==> flow/design.v <==
`timescale 1ns / 1ps
module receiver #(parameter clks_per_bit = 50)(
  input clk,
  input rst_n,
  input din,
  output reg [7:0] dout,
  output reg valid
    );
  reg [3:0] state;
  reg [13:0] counter1;
  reg [3:0] counter2;
  parameter IDLE = 3'b000;
  parameter START_BIT = 3'b001;
  parameter DATA_BIT = 3'b010;
  parameter STOP_BIT = 3'b011;
  always @(posedge clk) begin
  if(!rst_n) begin
    dout <= 0;
    valid <= 0;
    state <= 0;
    counter1 <= 0;
    counter2 <= 0;
  end
  else
  case(state)
  IDLE: begin
    counter1 <= 0;
    counter2 <= 0;
    valid <= 1'b0;
    if(din == 1'b0) begin
      state <= START_BIT;
    end
    else begin
      state <= IDLE;
    end  
  end
  START_BIT: begin
    if(counter1 < clks_per_bit/2) begin
      counter1 <= counter1+1;
      state <= START_BIT; 
    end
    else begin
      counter1 <= 0;
      state <= DATA_BIT;
    end
  end
  DATA_BIT: begin
    if(counter1 <= clks_per_bit)begin
      counter1 <= counter1+1;
      state <= DATA_BIT;
    end
    else begin
      counter1 <= 0;
      if(counter2 <= 4'b0111)begin
        dout[counter2] <= din;
        counter2 <= counter2+1;
      end
      else begin
        counter2 <= 0;
        state <= STOP_BIT;
      end
    end
  end
  STOP_BIT: begin
  if (din == 1'b1) begin
    if(counter1 <= clks_per_bit)begin
      valid <= 1'b0;
      counter1 <= counter1+1;
      state <= STOP_BIT;
    end
    else begin
      valid <= 1'b1;
      state <= IDLE;
    end
  end
  else begin
    state <= STOP_BIT;
  end
 end 
  endcase
  end  
endmodule
`timescale 1ns / 1ps
module transmitter #(parameter clks_per_bit = 50)(
  input clk,
  input rst_n,
  input valid,
  input [7:0] din,
  output reg dout,
  output reg done,
  output reg tx_busy,
  output reg valid_test
    );
  reg [3:0] state;
  reg [13:0] counter1;
  reg [3:0] counter2;
  reg [7:0] r_din;
  parameter IDLE = 3'b000;
  parameter START_BIT = 3'b001;
  parameter DATA_BIT = 3'b010;
  parameter STOP_BIT = 3'b011;
  always @(posedge clk) begin
    if(!rst_n) begin
      dout <= 0;
      done <= 0;
      tx_busy <= 0;
      valid_test <= 0;
      state <= 0;
      counter1 <= 0;
      counter2 <= 0;
      r_din <= 0;
    end
    else
    case (state)
    IDLE: begin
      counter2 <= 0;
      dout <= 1'b1;
      counter1 <= 0;
      done <= 0;
      valid_test = 0;
        if(valid) begin 
          state <= START_BIT;
          r_din <= din;
          tx_busy <= 1;
        end
        else begin
          state <= IDLE;
        end 
    end   
    START_BIT: begin
      if(counter1 <= clks_per_bit-1) begin
        counter1 <= counter1 + 1;
        state <= START_BIT;
      end
      else begin
        dout <= 1'b0;
        counter1 <= 0;
        state <= DATA_BIT;
      end
    end
    DATA_BIT: begin
      if(counter1 <= clks_per_bit-1) begin
        counter1 <= counter1 + 1;
        state <= DATA_BIT; 
      end 
      else begin
        counter1 <= 0;
        if(counter2 <= 4'b0111) begin
            dout <= r_din[counter2];
            counter2 <= counter2 + 1;
            state <= DATA_BIT;
          end 
          else begin
            counter2 <= 0;
            state <= STOP_BIT;
          end
      end        
    end    
    STOP_BIT: begin
      if(counter1 <= clks_per_bit-1) begin
        dout <= 1'b1;
        counter1 <= counter1 + 1;
        done <= 1'b0; 
        state <= STOP_BIT;
      end
      else begin
        counter1 <= 0;
        done <= 1'b1; 
        state <= IDLE;
        tx_busy <= 0;
      end
    end
    endcase  
  end  
endmodule
`timescale 1ns / 1ps
module connection_receiver_master(
  input clk,
  input rst_n,
  input valid_tx,
  input [7:0] dout,
  input pready,
  output reg [1:0] pselx_m,
  output reg [31:0] pwdata_m,
  output reg [31:0] paddr_m,
  output reg pwrite_m,
  output reg valid
    );
  reg [2:0] state;
  reg [2:0] count1;
  reg [2:0] count2;
  parameter IDLE = 3'b000;
  parameter SEL = 3'b001;
  parameter WR_EN = 3'b010;
  parameter DATA = 3'b011;
  parameter ADDR = 3'b100;
  parameter WAIT = 3'b101;
always @(posedge clk) begin
if(!rst_n) begin
  pselx_m <= 0;
  pwdata_m <= 0;
  paddr_m <= 0;
  pwrite_m <= 0;
  valid <= 0;
  state <= 0;
  count1 <= 0;
  count2 <= 0;
end
else
case(state)
IDLE: begin
  pselx_m <= 0;
  pwdata_m <= 0;
  paddr_m <= 0;
  pwrite_m <= 0;
  valid <= 0;
  count1 <= 0;
  count2 <= 0; 
  state <= SEL;           
end
SEL: begin
  if(valid_tx == 1'b1) begin
    pselx_m <= dout[1:0];
    state <= WR_EN;
  end
  else
    state <= SEL;
end
WR_EN: begin
  if(valid_tx == 1'b1)begin
    pwrite_m <= dout[0];
    state <= DATA; 
  end
  else
    state <= WR_EN;  
end
DATA: begin
  if(valid_tx == 1'b1) begin 
    if(count1 < 3)begin
      pwdata_m[32-(count1*8)-1 -:8] <= dout;
      count1 <= count1+1;
      state <= DATA;  
    end else begin
      pwdata_m[32-(count1*8)-1 -:8] <= dout;
      count1 <= 0;
      state <= ADDR;  
    end
  end
end
ADDR: begin
  if(valid_tx == 1'b1) begin
    if(count2 < 3)begin
      paddr_m[32-(count2*8)-1 -:8] <= dout;
      count2 <= count2+1; 
      state <= ADDR;
      valid <= 1'b0;
    end else begin
      paddr_m[32-(count2*8)-1 -:8] <= dout;
      count2 <= 0;
      valid <= 1'b1;
      state <= WAIT;      
    end
  end 
 end
WAIT: begin
    valid <= 0;
    if(pready) begin
      state <= IDLE;
    end
end 
endcase
end   
endmodule
`timescale 1ns / 1ps
module apb_master(
  input pclk,
  input prst_n,
  input pwrite_m,
  input [31:0] pwdata_m,
  input [31:0] paddr_m,
  input [1:0] pselx_m,
  input pready,  
  input valid,
  output pwrite_s,
  output [1:0] pselx_s,
  output reg penable,
  output [31:0] paddr_s,
  output [31:0] pwdata_s
    );
  reg [31:0] paddr_reg;
  reg pwrite_reg;
  reg [31:0] pwdata_reg;
  reg [1:0] pselx_reg;
  parameter IDLE = 2'b00;
  parameter SETUP = 2'b01;
  parameter ACCESS = 2'b10;
  reg [1:0] state;
always @(posedge pclk) begin
if(!prst_n) begin
  paddr_reg <= 0;
  pwrite_reg <= 0;
  pwdata_reg <= 0;
  pselx_reg <= 0;
  penable <= 0;
  state <= IDLE;
end
else
case(state)
IDLE: begin
  pselx_reg <= 0;
  penable <= 0;
    if(valid)begin
      state <= SETUP;
    end
    else
    state <= IDLE;
end
SETUP: begin
  pselx_reg <= pselx_m;
  penable <= 1'b0;
  state <= ACCESS;
end
ACCESS: begin
    penable <= 1'b1;
    if(pwrite_m == 1) begin   
      paddr_reg <= paddr_m;
      pwrite_reg <= pwrite_m;
      pwdata_reg <= pwdata_m;
    end
    if(pready) begin
     state <= IDLE;
     penable <= 1'b0;
    end
    else begin
      state <= ACCESS;
    end
end
endcase
end
  assign paddr_s = paddr_reg;
  assign pwrite_s = pwrite_reg;
  assign pwdata_s = pwdata_reg;
  assign pselx_s = pselx_reg;
endmodule
module demux_slave(
  input clk,
  input [1:0] sel,
  input [31:0] data,
  input [31:0] addr,
  output [65:0] psel_s1,
  output [65:0] psel_s2
);
assign psel_s1 = (sel == 2'b10)? {data, sel, addr} : 66'd0;
assign psel_s2 = (sel == 2'b01)? {data, sel, addr} : 66'd0;
endmodule
module mux_pready(
  input clk,
  input rst_n,
  input [1:0] sel,
  input pready_mas1,
  input pready_mas2,
  output reg pready
  );
  always @(posedge clk) begin
    if (!rst_n)
        pready <= 0;
    else if (sel == 2'b10)
        pready <= pready_mas1;
    else
        pready <= pready_mas2;
  end
  endmodule
module slave(
input penable,
input [31:0] pwdata_in,
input clk,
input rst_n,
input [1:0] psel,
input pready_tr_in,
input pwrite,
input [31:0] addr,
output reg [31:0] pwdata_out,
output reg valid_fsm,
output reg pready_out,
output reg [31:0] addr_out
);
reg [1:0] state;
  parameter IDLE = 2'b00;
  parameter NEXT = 2'b01;
  parameter WAIT_FOR_COMPLETION = 2'b10;
  parameter CLEANUP = 2'b11;
always @(posedge clk) begin
  if(!rst_n) begin
    pwdata_out <= 0;
    valid_fsm <= 0;
    pready_out <= 0;
    addr_out <= 0;
    state <= IDLE;
  end
  else
  case (state) 
  IDLE: begin
    pwdata_out <= 0;
    valid_fsm <= 0;
    pready_out <= 0;
    addr_out <= 0; 
      if(penable == 1'b1) begin
        state <= NEXT;
      end
   end   
  NEXT: begin   
          if(pwrite == 1'b1) begin
            pwdata_out <= pwdata_in;
            addr_out <= addr;
            valid_fsm <= 1'b1;
            pready_out <= 1'b1;  
            state <= WAIT_FOR_COMPLETION;
          end  
  end
  WAIT_FOR_COMPLETION: begin
        if (pready_out)
          state <= CLEANUP;  
  end
  CLEANUP: begin
     valid_fsm <= 1'b0;
     pready_out <= 0;
     state <= IDLE;
  end
  endcase
end    
endmodule
module connection_slave2_transmitter(
  input [31:0] data_in_s,
  input clk,
  input rst_n,
  input valid_fsm_s,
  input done,
  input tx_busy,
  input [31:0] addr_s,
  output reg valid,
  output reg [7:0] data_out,
  output reg pready_slave,
  output reg [31:0] addr_out
    );
   reg [3:0] counter;
   reg [1:0] state;
    always @(posedge clk) begin
      if(!rst_n) begin
        valid <= 0;
        data_out <= 0;
        pready_slave <= 0;
        addr_out <= 0;
        counter <= 0;
        state <= 0;
      end
      else
      case(state)
        0: begin
          valid <= 1'b0;
          pready_slave <= 1'b0;
          if(valid_fsm_s) begin
            state <= 1;
          end
          else begin
            state <= 0;
          end
        end
        1: begin
          addr_out <= addr_s;
          if(counter < 3) begin
            data_out <= data_in_s[32-(counter*8)-1 -:8];
            counter <= counter+1; 
            valid <= 1'b1;
            state <= 2;
          end
          else begin
            data_out <= data_in_s[32-(counter*8)-1 -:8];
            counter <= 0; 
            state <= 0;
          end
        end
        2: begin
          valid <= 1'b0;
          if(done) begin
            pready_slave <= 1'b1;
            state <= 1;
          end
          else begin
            state <= 2;
            pready_slave <= 1'b0;
          end
        end
       endcase      
    end
endmodule
`timescale 1ns / 1ps
module top(
  input clk,
  input rst_n,
  input din_rx,
  output dout_tx_s1,
  output dout_tx_s2,
  output [31:0] addr_tx_s1,
  output [31:0] addr_tx_s2
    );
  wire [7:0] dout_rx;
  wire valid_rx;
  wire [1:0] sel;
  wire [31:0] data;
  wire [31:0] addr_rx;
  wire en;
  wire valid_master;
  wire penable;
  wire pwrite_slave;
  wire pready_fsm;
  wire [1:0] psel_slave;
  wire pready_master;
  wire valid_slave;
  wire [31:0] addr_slave;
  wire test_valid;
  wire [31:0] din_tx;
  wire [31:0] data_fsm1;
  wire [31:0] data_fsm2;
  wire valid_fsm_s1;
  wire valid_fsm_s2;
  wire valid_tx;
  wire [7:0] data_tx;
  wire dout_tx_in;
  wire done;
  wire [31:0] addr_fsm1;
  wire [31:0] addr_fsm2;
  wire tx_busy;
  wire [65:0] psel_slave1;
  wire [65:0] psel_slave2;
  wire valid_tx2;
  wire [7:0] data_tx2;
  wire done2;
  wire tx_busy2;
  wire pready_fsm2;
  wire pready_fsm1;
  wire pready_fsm_mas;
  receiver dut0(
  .clk(clk),
  .rst_n(rst_n),
  .din(din_rx),
  .dout(dout_rx),
  .valid(valid_rx)
  );
  connection_receiver_master dut1(
  .clk(clk),
  .rst_n(rst_n),
  .valid_tx(valid_rx),
  .dout(dout_rx),
  .pselx_m(sel),
  .pwdata_m(data),
  .paddr_m(addr_rx),
  .pwrite_m(en),
  .pready(pready_fsm_mas),
  .valid(valid_master)
  );
  apb_master dut2(
  .pclk(clk),
  .prst_n(rst_n),
  .pwrite_m(en),
  .pwdata_m(data),
  .paddr_m(addr_rx),
  .pselx_m(sel),
  .pready(pready_fsm_mas),
  .valid(valid_master),
  .pwrite_s(pwrite_slave),
  .pselx_s(psel_slave),
  .penable(penable),
  .paddr_s(addr_slave),
  .pwdata_s(din_tx)
  );
  demux_slave dut3(
  .clk(clk),
  .sel(psel_slave),
  .data(din_tx),
  .addr(addr_slave),
  .psel_s1(psel_slave1),
  .psel_s2(psel_slave2)
  );
  mux_pready dut4(
  .clk(clk),
  .rst_n(rst_n),
  .sel(psel_slave),
  .pready(pready_fsm_mas),
  .pready_mas1(pready_fsm1),
  .pready_mas2(pready_fsm2)
  );
  slave dut5 (
  .penable(penable),
  .pwdata_in(psel_slave1[65:34]),
  .clk(clk),
  .rst_n(rst_n),
  .addr(psel_slave1[31:0]),
  .psel(psel_slave1[33:32]),
  .pready_tr_in(),
  .pwdata_out(data_fsm1),
  .valid_fsm(valid_fsm_s1),
  .pready_out(),
  .pwrite(pwrite_slave),
  .addr_out(addr_fsm1)
  );
  slave dut6 (
  .penable(penable),
  .pwdata_in(psel_slave2[65:34]),
  .clk(clk),
  .rst_n(rst_n),
  .addr(psel_slave2[31:0]),
  .psel(psel_slave2[33:32]),
  .pready_tr_in(),
  .pwdata_out(data_fsm2),
  .valid_fsm(valid_fsm_s2),
  .pready_out(),
  .pwrite(pwrite_slave),
  .addr_out(addr_fsm2)
  );
  connection_slave2_transmitter dut7(
  .data_in_s(data_fsm1),
  .clk(clk),
  .rst_n(rst_n),
  .addr_s(addr_fsm1),
  .valid_fsm_s(valid_fsm_s1),
  .valid(valid_tx),
  .data_out(data_tx),
  .done(done),
  .addr_out(addr_tx_s1),
  .tx_busy(tx_busy),
  .pready_slave(pready_fsm1)
    );
  connection_slave2_transmitter dut8(
  .data_in_s(data_fsm2),
  .clk(clk),
  .rst_n(rst_n),
  .addr_s(addr_fsm2),
  .valid_fsm_s(valid_fsm_s2),
  .valid(valid_tx2),
  .data_out(data_tx2),
  .done(done2),
  .addr_out(addr_tx_s2),
  .tx_busy(tx_busy2),
  .pready_slave(pready_fsm2)
    );    
  transmitter dut9(
  .clk(clk),
  .rst_n(rst_n),
  .valid(valid_tx),
  .din(data_tx),
  .dout(dout_tx_s1),
  .valid_test(),
  .tx_busy(tx_busy),
  .done(done)
  );
  transmitter dut10(
  .clk(clk),
  .rst_n(rst_n),
  .valid(valid_tx2),
  .din(data_tx2),
  .dout(dout_tx_s2),
  .valid_test(),
  .tx_busy(tx_busy2),
  .done(done2)
  );
endmodule
Wiki page: top / tool data

## Step by step through the tools: top

Module top before and after one edit of its RTL, step after step.
"original" refers to lines of the RTL above, "edited" to lines of the edited file.
"change" is "edited" less "original", of the values as shown; "relative change" is that difference over "original", in percent.
Cell names lack the library's common part.
Not given: n/a

| design | value |
|---|---|
| top module | top |
| clock port | clk |
| standard-cell library | sky130hd |
| library corner | tt_025C_1v80 |

## Diff

The edit as a unified diff against the file above.
The edit is scripted: it alters the design's behaviour and was not made to optimise anything.

```diff
@@ -238,5 +238,5 @@
   if(valid_tx == 1'b1) begin 
     if(count1 < 3)begin
-      pwdata_m[32-(count1*8)-1 -:8] <= dout;
+      pwdata_m[32+(count1*8)-1 -:8] <= dout;
       count1 <= count1+1;
       state <= DATA;  
```

## Elaborated design

Counts by Yosys on the flattened word-level netlist (proc, flatten, opt, wreduce; memories kept). Register bits leave out memories and registers merged into their read ports (data or address). Print and check cells are left out.

Storage and ports:

| element | original | edited | change | relative change (%) |
|---|---|---|---|---|
| elaborated cells | 361 | 372 | +11 | +3.05 |
| input port bits | 3 | 3 | 0 | 0.00 |
| flip-flop bits (word level) | 473 | 473 | 0 | 0.00 |
| output and inout port bits | 66 | 66 | 0 | 0.00 |

Operators by class:

| element | original | edited | change | relative change (%) |
|---|---|---|---|---|
| bitwise operators | 10 | 13 | +3 | +30.00 |
| shift operators | 10 | 12 | +2 | +20.00 |
| magnitude comparators | 11 | 11 | 0 | 0.00 |
| reductions and logical operators | 73 | 73 | 0 | 0.00 |
| $add $sub $neg | 29 | 34 | +5 | +17.24 |
| eq/ne operators | 53 | 53 | 0 | 0.00 |
| mux-type cells | 123 | 124 | +1 | +0.81 |

Operators with widths:

| cell | original | edited | change | relative change (%) |
|---|---|---|---|---|
| two-way mux 32 bit | 6 | 7 | +1 | +16.67 |
| adder 32 x 1 -> 32 bit with constant B | 4 | 5 | +1 | +25.00 |
| subtractor 32 x 1 -> 32 bit with constant B | 4 | 5 | +1 | +25.00 |
| subtractor 32 x 4 -> 32 bit with constant B | 4 | 5 | +1 | +25.00 |
| bitwise AND 32 bit | 2 | 3 | +1 | +50.00 |
| negation 32 -> 33 bit | 2 | 3 | +1 | +50.00 |
| inverter 32 bit | 2 | 3 | +1 | +50.00 |
| bitwise OR 32 bit | 2 | 3 | +1 | +50.00 |
| variable shift 8 x 33 -> 32 bit | 2 | 3 | +1 | +50.00 |
| variable shift 8 x 33 -> 32 bit with constant A | 2 | 3 | +1 | +50.00 |
| adder 6 x 6 -> 7 bit with constant A | 0 | 1 | +1 | n/a |
| two-way mux 1 bit | 32 | 32 | 0 | 0.00 |
| nonzero test 2 bit | 21 | 21 | 0 | 0.00 |
| AND reduction 2 bit | 19 | 19 | 0 | 0.00 |
| two-way mux 2 bit | 17 | 17 | 0 | 0.00 |
| != test 2 bit with constant B | 14 | 14 | 0 | 0.00 |
| two-way mux 4 bit | 13 | 13 | 0 | 0.00 |
| case mux 1 bit (select 2 bit) | 12 | 12 | 0 | 0.00 |
| != test 2 x 1 -> 1 bit with constant B | 10 | 10 | 0 | 0.00 |
| == test 2 bit with constant B | 8 | 8 | 0 | 0.00 |
| two-way mux 3 bit | 8 | 8 | 0 | 0.00 |
| == test 2 x 1 -> 1 bit with constant B | 6 | 6 | 0 | 0.00 |
| == test 4 x 2 -> 1 bit with constant B | 6 | 6 | 0 | 0.00 |
| two-way mux 14 bit | 6 | 6 | 0 | 0.00 |
| case mux 32 bit (select 2 bit) | 6 | 6 | 0 | 0.00 |
| OR reduction 2 bit | 6 | 6 | 0 | 0.00 |
| adder 4 x 1 -> 4 bit with constant B | 5 | 5 | 0 | 0.00 |
| zero test 2 bit | 5 | 5 | 0 | 0.00 |

The list need not be complete.

## Logic depth

Longest topological path by Yosys (ltp), each cell counted once; first at word level (registers and memories cut), then after technology mapping (sequential cells cut; the memories' decode and read muxes count).

Depth:

| element | original | edited | change | relative change (%) |
|---|---|---|---|---|
| depth after elaboration | 11 | 12 | +1 | +9.09 |
| ABC_AREA | 0 | 0 | n/a | n/a |
| mapped depth | 14 | 15 | +1 | +7.14 |
| mapped depth without buffers | 12 | 13 | +1 | +8.33 |

## After synthesis

Source: synth_stat.txt of the flow (Yosys; design flattened, memories mapped). It holds for the ABC_AREA given above (unset counts as 0); a run with the other value may have another netlist.

Cells by type:

| cell | original | edited | change | relative change (%) |
|---|---|---|---|---|
| nor2b_1 | 13 | 251 | +238 | +1,830.77 |
| nor2_1 | 307 | 76 | -231 | -75.24 |
| a21boi_0 | 2 | 110 | +108 | +5,400.00 |
| a21oi_1 | 134 | 60 | -74 | -55.22 |
| a22o_1 | 48 | 17 | -31 | -64.58 |
| clkbuf_1 | 109 | 130 | +21 | +19.27 |
| o21ai_0 | 31 | 52 | +21 | +67.74 |
| nand2_1 | 241 | 260 | +19 | +7.88 |
| a22oi_1 | 147 | 162 | +15 | +10.20 |
| a21o_1 | 3 | 18 | +15 | +500.00 |
| o22ai_1 | 2 | 16 | +14 | +700.00 |
| inv_1 | 47 | 60 | +13 | +27.66 |
| and2_1 | 12 | 22 | +10 | +83.33 |
| and3_1 | 35 | 44 | +9 | +25.71 |
| xnor2_1 | 6 | 15 | +9 | +150.00 |
| nand3_1 | 44 | 36 | -8 | -18.18 |
| a22o_2 | 8 | 0 | -8 | -100.00 |
| a31oi_1 | 8 | 15 | +7 | +87.50 |

The list need not be complete.

Mapped netlist:

| element | original | edited | change | relative change (%) |
|---|---|---|---|---|
| sequential area (sq mm) | 0.0096693 | 0.0096693 | 0.0000000 | 0.00 |
| mapped flip-flops | 483 | 483 | 0 | 0.00 |
| cells in the netlist | 1,982 | 2,139 | +157 | +7.92 |
| buffer cells | 129 | 145 | +16 | +12.40 |
| mapped area (sq mm) | 0.0184627 | 0.0200692 | +0.0016065 | +8.70 |

The figures by module come from a second, unflattened synthesis with its own total; it is not the netlist above.

Second synthesis, totals:

| element | original | edited | change | relative change (%) |
|---|---|---|---|---|
| cell total of the unflattened synthesis | 2,533 | 2,511 | -22 | -0.87 |
| area total of the unflattened synthesis (sq mm) | 0.0227869 | 0.0228357 | +0.0000488 | +0.21 |

Rows give one instance, submodules left out.

Modules, original:

| module | instances | cells | seq. area (sq mm) | area (sq mm) |
|---|---|---|---|---|
| slave | 2 | 305 | 0.0013813 | 0.0025174 |
| connection_receiver_master | 1 | 503 | 0.0016015 | 0.0044655 |
| connection_slave2_transmitter | 2 | 199 | 0.0009809 | 0.0020807 |
| apb_master | 1 | 315 | 0.0014214 | 0.003108 |
| transmitter | 2 | 172 | 0.0006606 | 0.0014714 |
| receiver | 1 | 197 | 0.0006206 | 0.0017329 |
| demux_slave | 1 | 161 | 0 | 0.00129 |
| mux_pready | 1 | 5 | 0.00002 | 0.0000513 |
| top | 1 | 0 | 0 | 0 |

Modules, edited:

| module | instances | cells | seq. area (sq mm) | area (sq mm) |
|---|---|---|---|---|
| slave | 2 | 305 | 0.0013813 | 0.0025174 |
| connection_receiver_master | 1 | 481 | 0.0016015 | 0.0045143 |
| connection_slave2_transmitter | 2 | 199 | 0.0009809 | 0.0020807 |
| apb_master | 1 | 315 | 0.0014214 | 0.003108 |
| transmitter | 2 | 172 | 0.0006606 | 0.0014714 |
| receiver | 1 | 197 | 0.0006206 | 0.0017329 |
| demux_slave | 1 | 161 | 0 | 0.00129 |
| mux_pready | 1 | 5 | 0.00002 | 0.0000513 |
| top | 1 | 0 | 0 | 0 |

## Worst setup path after synthesis

Source: OpenSTA report_checks on the synthesized netlist (no wires, ideal clock, input and output delay 20% of the period each), path of least setup slack; recovery checks are left aside. Register names are those of the netlist, which keeps one name where synthesis merged equal registers.

Timing path post-synthesis:

| element | original | edited | change | relative change (%) |
|---|---|---|---|---|
| path kind | reg2reg | reg2reg | n/a | n/a |
| from | reg dut1.count1[0] | reg dut1.count1[0] | n/a | n/a |
| to | reg dut1.pwdata_m[16] | reg dut1.pwdata_m[16] | n/a | n/a |
| time at the first pin (ns) | 0.000 | 0.000 | 0.000 | n/a |
| arrival time (ns) | 3.344 | 3.266 | -0.078 | -2.33 |
| library setup time (ns) | 0.060 | 0.122 | +0.062 | n/a |
| required time (ns) | 4.940 | 4.878 | -0.062 | -1.26 |
| stages on the path | 13 | 14 | +1 | +7.69 |
| path buffers | 1 | 2 | +1 | +100.00 |
| setup slack (ns) | 1.597 | 1.612 | +0.015 | n/a |
| delay of the path (ns) | 3.404 | 3.388 | -0.016 | -0.47 |
| clock period (ns) | 5.0 | 5.0 | 0.0 | 0.00 |
| period reached after synthesis (ns) | 3.403 | 3.388 | -0.015 | -0.44 |

"delay of the path" is the arrival time less input delay plus setup time.
"stages on the path" counts driving pins, that of a launching flip-flop among them; a cell with two outputs on the path counts twice.
"period reached after synthesis" is the clock period less the worst setup slack; recovery checks do not enter. This is arithmetic on one report: input and output delays are still those of the set period (20% each).
Between the ends stands the longest chain of elaborated cells between them, by number of cells; it is not shown to be the way that was timed. Of several equally long chains one is given.
A line is the first line of the expression or statement that the cell stems from. Yosys adds cells for indexed reads and writes and turns some case tables into memories.
At most two assigning lines are given for a register; there are more.
Lines with a computed index may be missing from the assigning lines.

| on the way, post-synthesis, original | value |
|---|---|
| path through | dfxtp_1 buf_4 inv_1 ha_1 nor2_1 nand2b_1 ha_1 or3b_1 a2111oi_2 and4b_1 or4b_4 nor2_8 a22o_2 |
| cells in the longest elaborated chain | 11 |
| elaborated cells on any way between the ends | 12 |
| those cells by class | 5 x add/sub; 2 x shift; 2 x mux; 3 x logic |

Ends and longest elaborated chain, post-synthesis, original:

| element | line | text |
|---|---|---|
| from (decl) | 190 | `reg [2:0] count1;` |
| from (assign) | 206 | `count1 <= 0;` |
| from (assign) | 241 | `count1 <= count1+1;` |
| subtractor 6 x 6 -> 7 bit | 240 | `pwdata_m[32-(count1*8)-1 -:8] <= dout;` |
| subtractor 32 x 1 -> 32 bit | 240 |  |
| adder 32 x 1 -> 32 bit | 240 |  |
| subtractor 32 x 4 -> 32 bit | 240 |  |
| negation 32 -> 33 bit | 240 |  |
| variable shift 8 x 33 -> 32 bit | 240 |  |
| inverter 32 bit | 240 |  |
| bitwise AND 32 bit | 240 |  |
| bitwise OR 32 bit | 240 |  |
| two-way mux 32 bit | 238 | `if(valid_tx == 1'b1) begin` |
| case mux 32 bit (select 2 bit) | 210 | `case(state)` |
| to (assign) | 201 | `pwdata_m <= 0;` |
| to (assign) | 213 | `pwdata_m <= 0;` |
| to (decl) | 184 | `output reg [31:0] pwdata_m,` |

| on the way, post-synthesis, edited | value |
|---|---|
| path through | dfxtp_1 inv_1 ha_1 clkbuf_1 nor2_1 nand2_1 ha_1 or3_4 a221oi_2 a21oi_2 nor4_4 buf_6 a21oi_1 o311a_1 |
| cells in the longest elaborated chain | 12 |
| elaborated cells on any way between the ends | 24 |
| source lines of those cells | 5 |
| those cells by class | 10 x add/sub; 1 x compare; 4 x shift; 3 x mux; 6 x logic |

Ends and longest elaborated chain, post-synthesis, edited:

| element | line | text |
|---|---|---|
| from (decl) | 190 | `reg [2:0] count1;` |
| from (assign) | 206 | `count1 <= 0;` |
| from (assign) | 241 | `count1 <= count1+1;` |
| subtractor 6 x 6 -> 7 bit | 244 | `pwdata_m[32-(count1*8)-1 -:8] <= dout;` |
| subtractor 32 x 1 -> 32 bit | 244 |  |
| adder 32 x 1 -> 32 bit | 244 |  |
| subtractor 32 x 4 -> 32 bit | 244 |  |
| negation 32 -> 33 bit | 244 |  |
| variable shift 8 x 33 -> 32 bit | 244 |  |
| inverter 32 bit | 244 |  |
| bitwise AND 32 bit | 244 |  |
| bitwise OR 32 bit | 244 |  |
| two-way mux 32 bit | 239 | `if(count1 < 3)begin` |
| two-way mux 32 bit | 238 | `if(valid_tx == 1'b1) begin` |
| case mux 32 bit (select 2 bit) | 210 | `case(state)` |
| to (assign) | 201 | `pwdata_m <= 0;` |
| to (assign) | 213 | `pwdata_m <= 0;` |
| to (decl) | 184 | `output reg [31:0] pwdata_m,` |

## Timing after layout

From the final timing report of the runs of set A: the path of least setup slack in the routed layout; clock arrival at registers is part of the times.

Timing path post-layout:

| element | original | edited | change | relative change (%) |
|---|---|---|---|---|
| path kind | reg2reg | reg2reg | n/a | n/a |
| from | reg dut1.count1[0] | reg dut1.count1[0] | n/a | n/a |
| to | reg dut1.pwdata_m[26] | reg dut1.pwdata_m[16] | n/a | n/a |
| clock period (ns) | 5.0 | 5.0 | 0.0 | 0.00 |
| library setup time (ns) | 0.05 | 0.11 | +0.06 | n/a |
| stages on the path | 12 | 12 | 0 | 0.00 |
| time at the first pin (ns) | 0.58 | 0.60 | +0.02 | +3.45 |
| required time (ns) | 5.52 | 5.49 | -0.03 | -0.54 |
| setup slack (ns) | 1.00 | 0.55 | -0.45 | n/a |
| path buffers | 0 | 0 | 0 | n/a |
| arrival time (ns) | 4.53 | 4.93 | +0.40 | +8.83 |

Between the ends stands the longest chain of elaborated cells between them, by number of cells; it is not shown to be the way that was timed. Of several equally long chains one is given.
At most two assigning lines are given for a register; there are more.
Lines with a computed index may be missing from the assigning lines.

| on the way, post-layout, original | value |
|---|---|
| path through | dfxtp_1 inv_1 ha_1 nor2_1 nand2b_1 ha_1 or3b_1 a2111oi_2 and4b_1 nor4_1 nor2b_1 a22o_1 |
| cells in the longest elaborated chain | 11 |
| elaborated cells on any way between the ends | 12 |
| those cells by class | 5 x add/sub; 2 x shift; 2 x mux; 3 x logic |

Ends and longest elaborated chain, post-layout, original:

| element | line | text |
|---|---|---|
| from (decl) | 190 | `reg [2:0] count1;` |
| from (assign) | 206 | `count1 <= 0;` |
| from (assign) | 241 | `count1 <= count1+1;` |
| subtractor 6 x 6 -> 7 bit | 240 | `pwdata_m[32-(count1*8)-1 -:8] <= dout;` |
| subtractor 32 x 1 -> 32 bit | 240 |  |
| adder 32 x 1 -> 32 bit | 240 |  |
| subtractor 32 x 4 -> 32 bit | 240 |  |
| negation 32 -> 33 bit | 240 |  |
| variable shift 8 x 33 -> 32 bit | 240 |  |
| inverter 32 bit | 240 |  |
| bitwise AND 32 bit | 240 |  |
| bitwise OR 32 bit | 240 |  |
| two-way mux 32 bit | 238 | `if(valid_tx == 1'b1) begin` |
| case mux 32 bit (select 2 bit) | 210 | `case(state)` |
| to (assign) | 201 | `pwdata_m <= 0;` |
| to (assign) | 213 | `pwdata_m <= 0;` |
| to (decl) | 184 | `output reg [31:0] pwdata_m,` |

| on the way, post-layout, edited | value |
|---|---|
| path through | dfxtp_1 inv_1 ha_1 nor2_1 nand2_1 ha_1 or3_4 a31oi_1 nand2_1 nor4_4 a21oi_1 o311a_1 |
| cells in the longest elaborated chain | 12 |
| elaborated cells on any way between the ends | 24 |
| source lines of those cells | 5 |
| those cells by class | 10 x add/sub; 1 x compare; 4 x shift; 3 x mux; 6 x logic |

Ends and longest elaborated chain, post-layout, edited:

| element | line | text |
|---|---|---|
| from (decl) | 190 | `reg [2:0] count1;` |
| from (assign) | 206 | `count1 <= 0;` |
| from (assign) | 241 | `count1 <= count1+1;` |
| subtractor 6 x 6 -> 7 bit | 244 | `pwdata_m[32-(count1*8)-1 -:8] <= dout;` |
| subtractor 32 x 1 -> 32 bit | 244 |  |
| adder 32 x 1 -> 32 bit | 244 |  |
| subtractor 32 x 4 -> 32 bit | 244 |  |
| negation 32 -> 33 bit | 244 |  |
| variable shift 8 x 33 -> 32 bit | 244 |  |
| inverter 32 bit | 244 |  |
| bitwise AND 32 bit | 244 |  |
| bitwise OR 32 bit | 244 |  |
| two-way mux 32 bit | 239 | `if(count1 < 3)begin` |
| two-way mux 32 bit | 238 | `if(valid_tx == 1'b1) begin` |
| case mux 32 bit (select 2 bit) | 210 | `case(state)` |
| to (assign) | 201 | `pwdata_m <= 0;` |
| to (assign) | 213 | `pwdata_m <= 0;` |
| to (decl) | 184 | `output reg [31:0] pwdata_m,` |

## Measured runs

Runs of the flow (Yosys, OpenROAD) on both versions; the two runs of a pair have the same settings. The constraints put input and output delay at 20% of the set period each and load the outputs with 0.01 pF.

| flow settings, set A | value |
|---|---|
| CORE_UTILIZATION | 40 |
| PLACE_DENSITY | 0.6 |
| period_ns | 5.0 |
| CAP_MARGIN | 20 |
| CORE_MARGIN | 2 |
| SLEW_MARGIN | 20 |

Measured results, set A:

| element | original | edited | change | relative change (%) |
|---|---|---|---|---|
| synthesized cell area (sq mm) | 0.0184627 | 0.0200692 | +0.0016065 | +8.70 |
| clock period reached (ns) | 4.004 | 4.448 | +0.444 | +11.09 |
| utilization after layout (%) | 46.9 | 46.1 | -0.8 | n/a |
| worst slack on setup checks (ns) | 0.996 | 0.552 | -0.444 | n/a |
| total power of the final layout (mW) | 7.827 | 7.890 | +0.063 | +0.80 |
| area inside the die boundary (sq mm) | 0.0478909 | 0.0519817 | +0.0040908 | +8.54 |

| flow settings, set B | value |
|---|---|
| CAP_MARGIN | 5 |
| CELL_PAD_IN_SITES_DETAIL_PLACEMENT | 0 |
| CORE_MARGIN | 10 |
| CORE_UTILIZATION | 72 |
| CTS_CLUSTER_DIAMETER | 346 |
| GPL_ROUTABILITY_DRIVEN | 0 |
| HOLD_SLACK_MARGIN | -0.08 |
| PLACE_DENSITY_LB_ADDON | 0.26 |
| SETUP_SLACK_MARGIN | 1.31 |
| SLEW_MARGIN | 15 |
| period_ns | 5.6 |

Measured results, set B:

| element | original | edited | change | relative change (%) |
|---|---|---|---|---|
| synthesized cell area (sq mm) | 0.0184627 | 0.0200692 | +0.0016065 | +8.70 |
| clock period reached (ns) | 3.898 | 3.820 | -0.078 | -2.00 |
| utilization after layout (%) | 82.5 | 81.5 | -1.0 | n/a |
| worst slack on setup checks (ns) | 1.702 | 1.780 | +0.078 | n/a |
| total power of the final layout (mW) | 6.679 | 6.876 | +0.197 | +2.95 |
| area inside the die boundary (sq mm) | 0.0324486 | 0.0349522 | +0.0025036 | +7.72 |

By "clock period reached" is meant the clock period of the run minus its worst setup slack. This is arithmetic on one report: input and output delays are still those of the set period (20% each).
"total power of the final layout" rests on the timing tool's default activity at the inputs, not on a simulated workload.
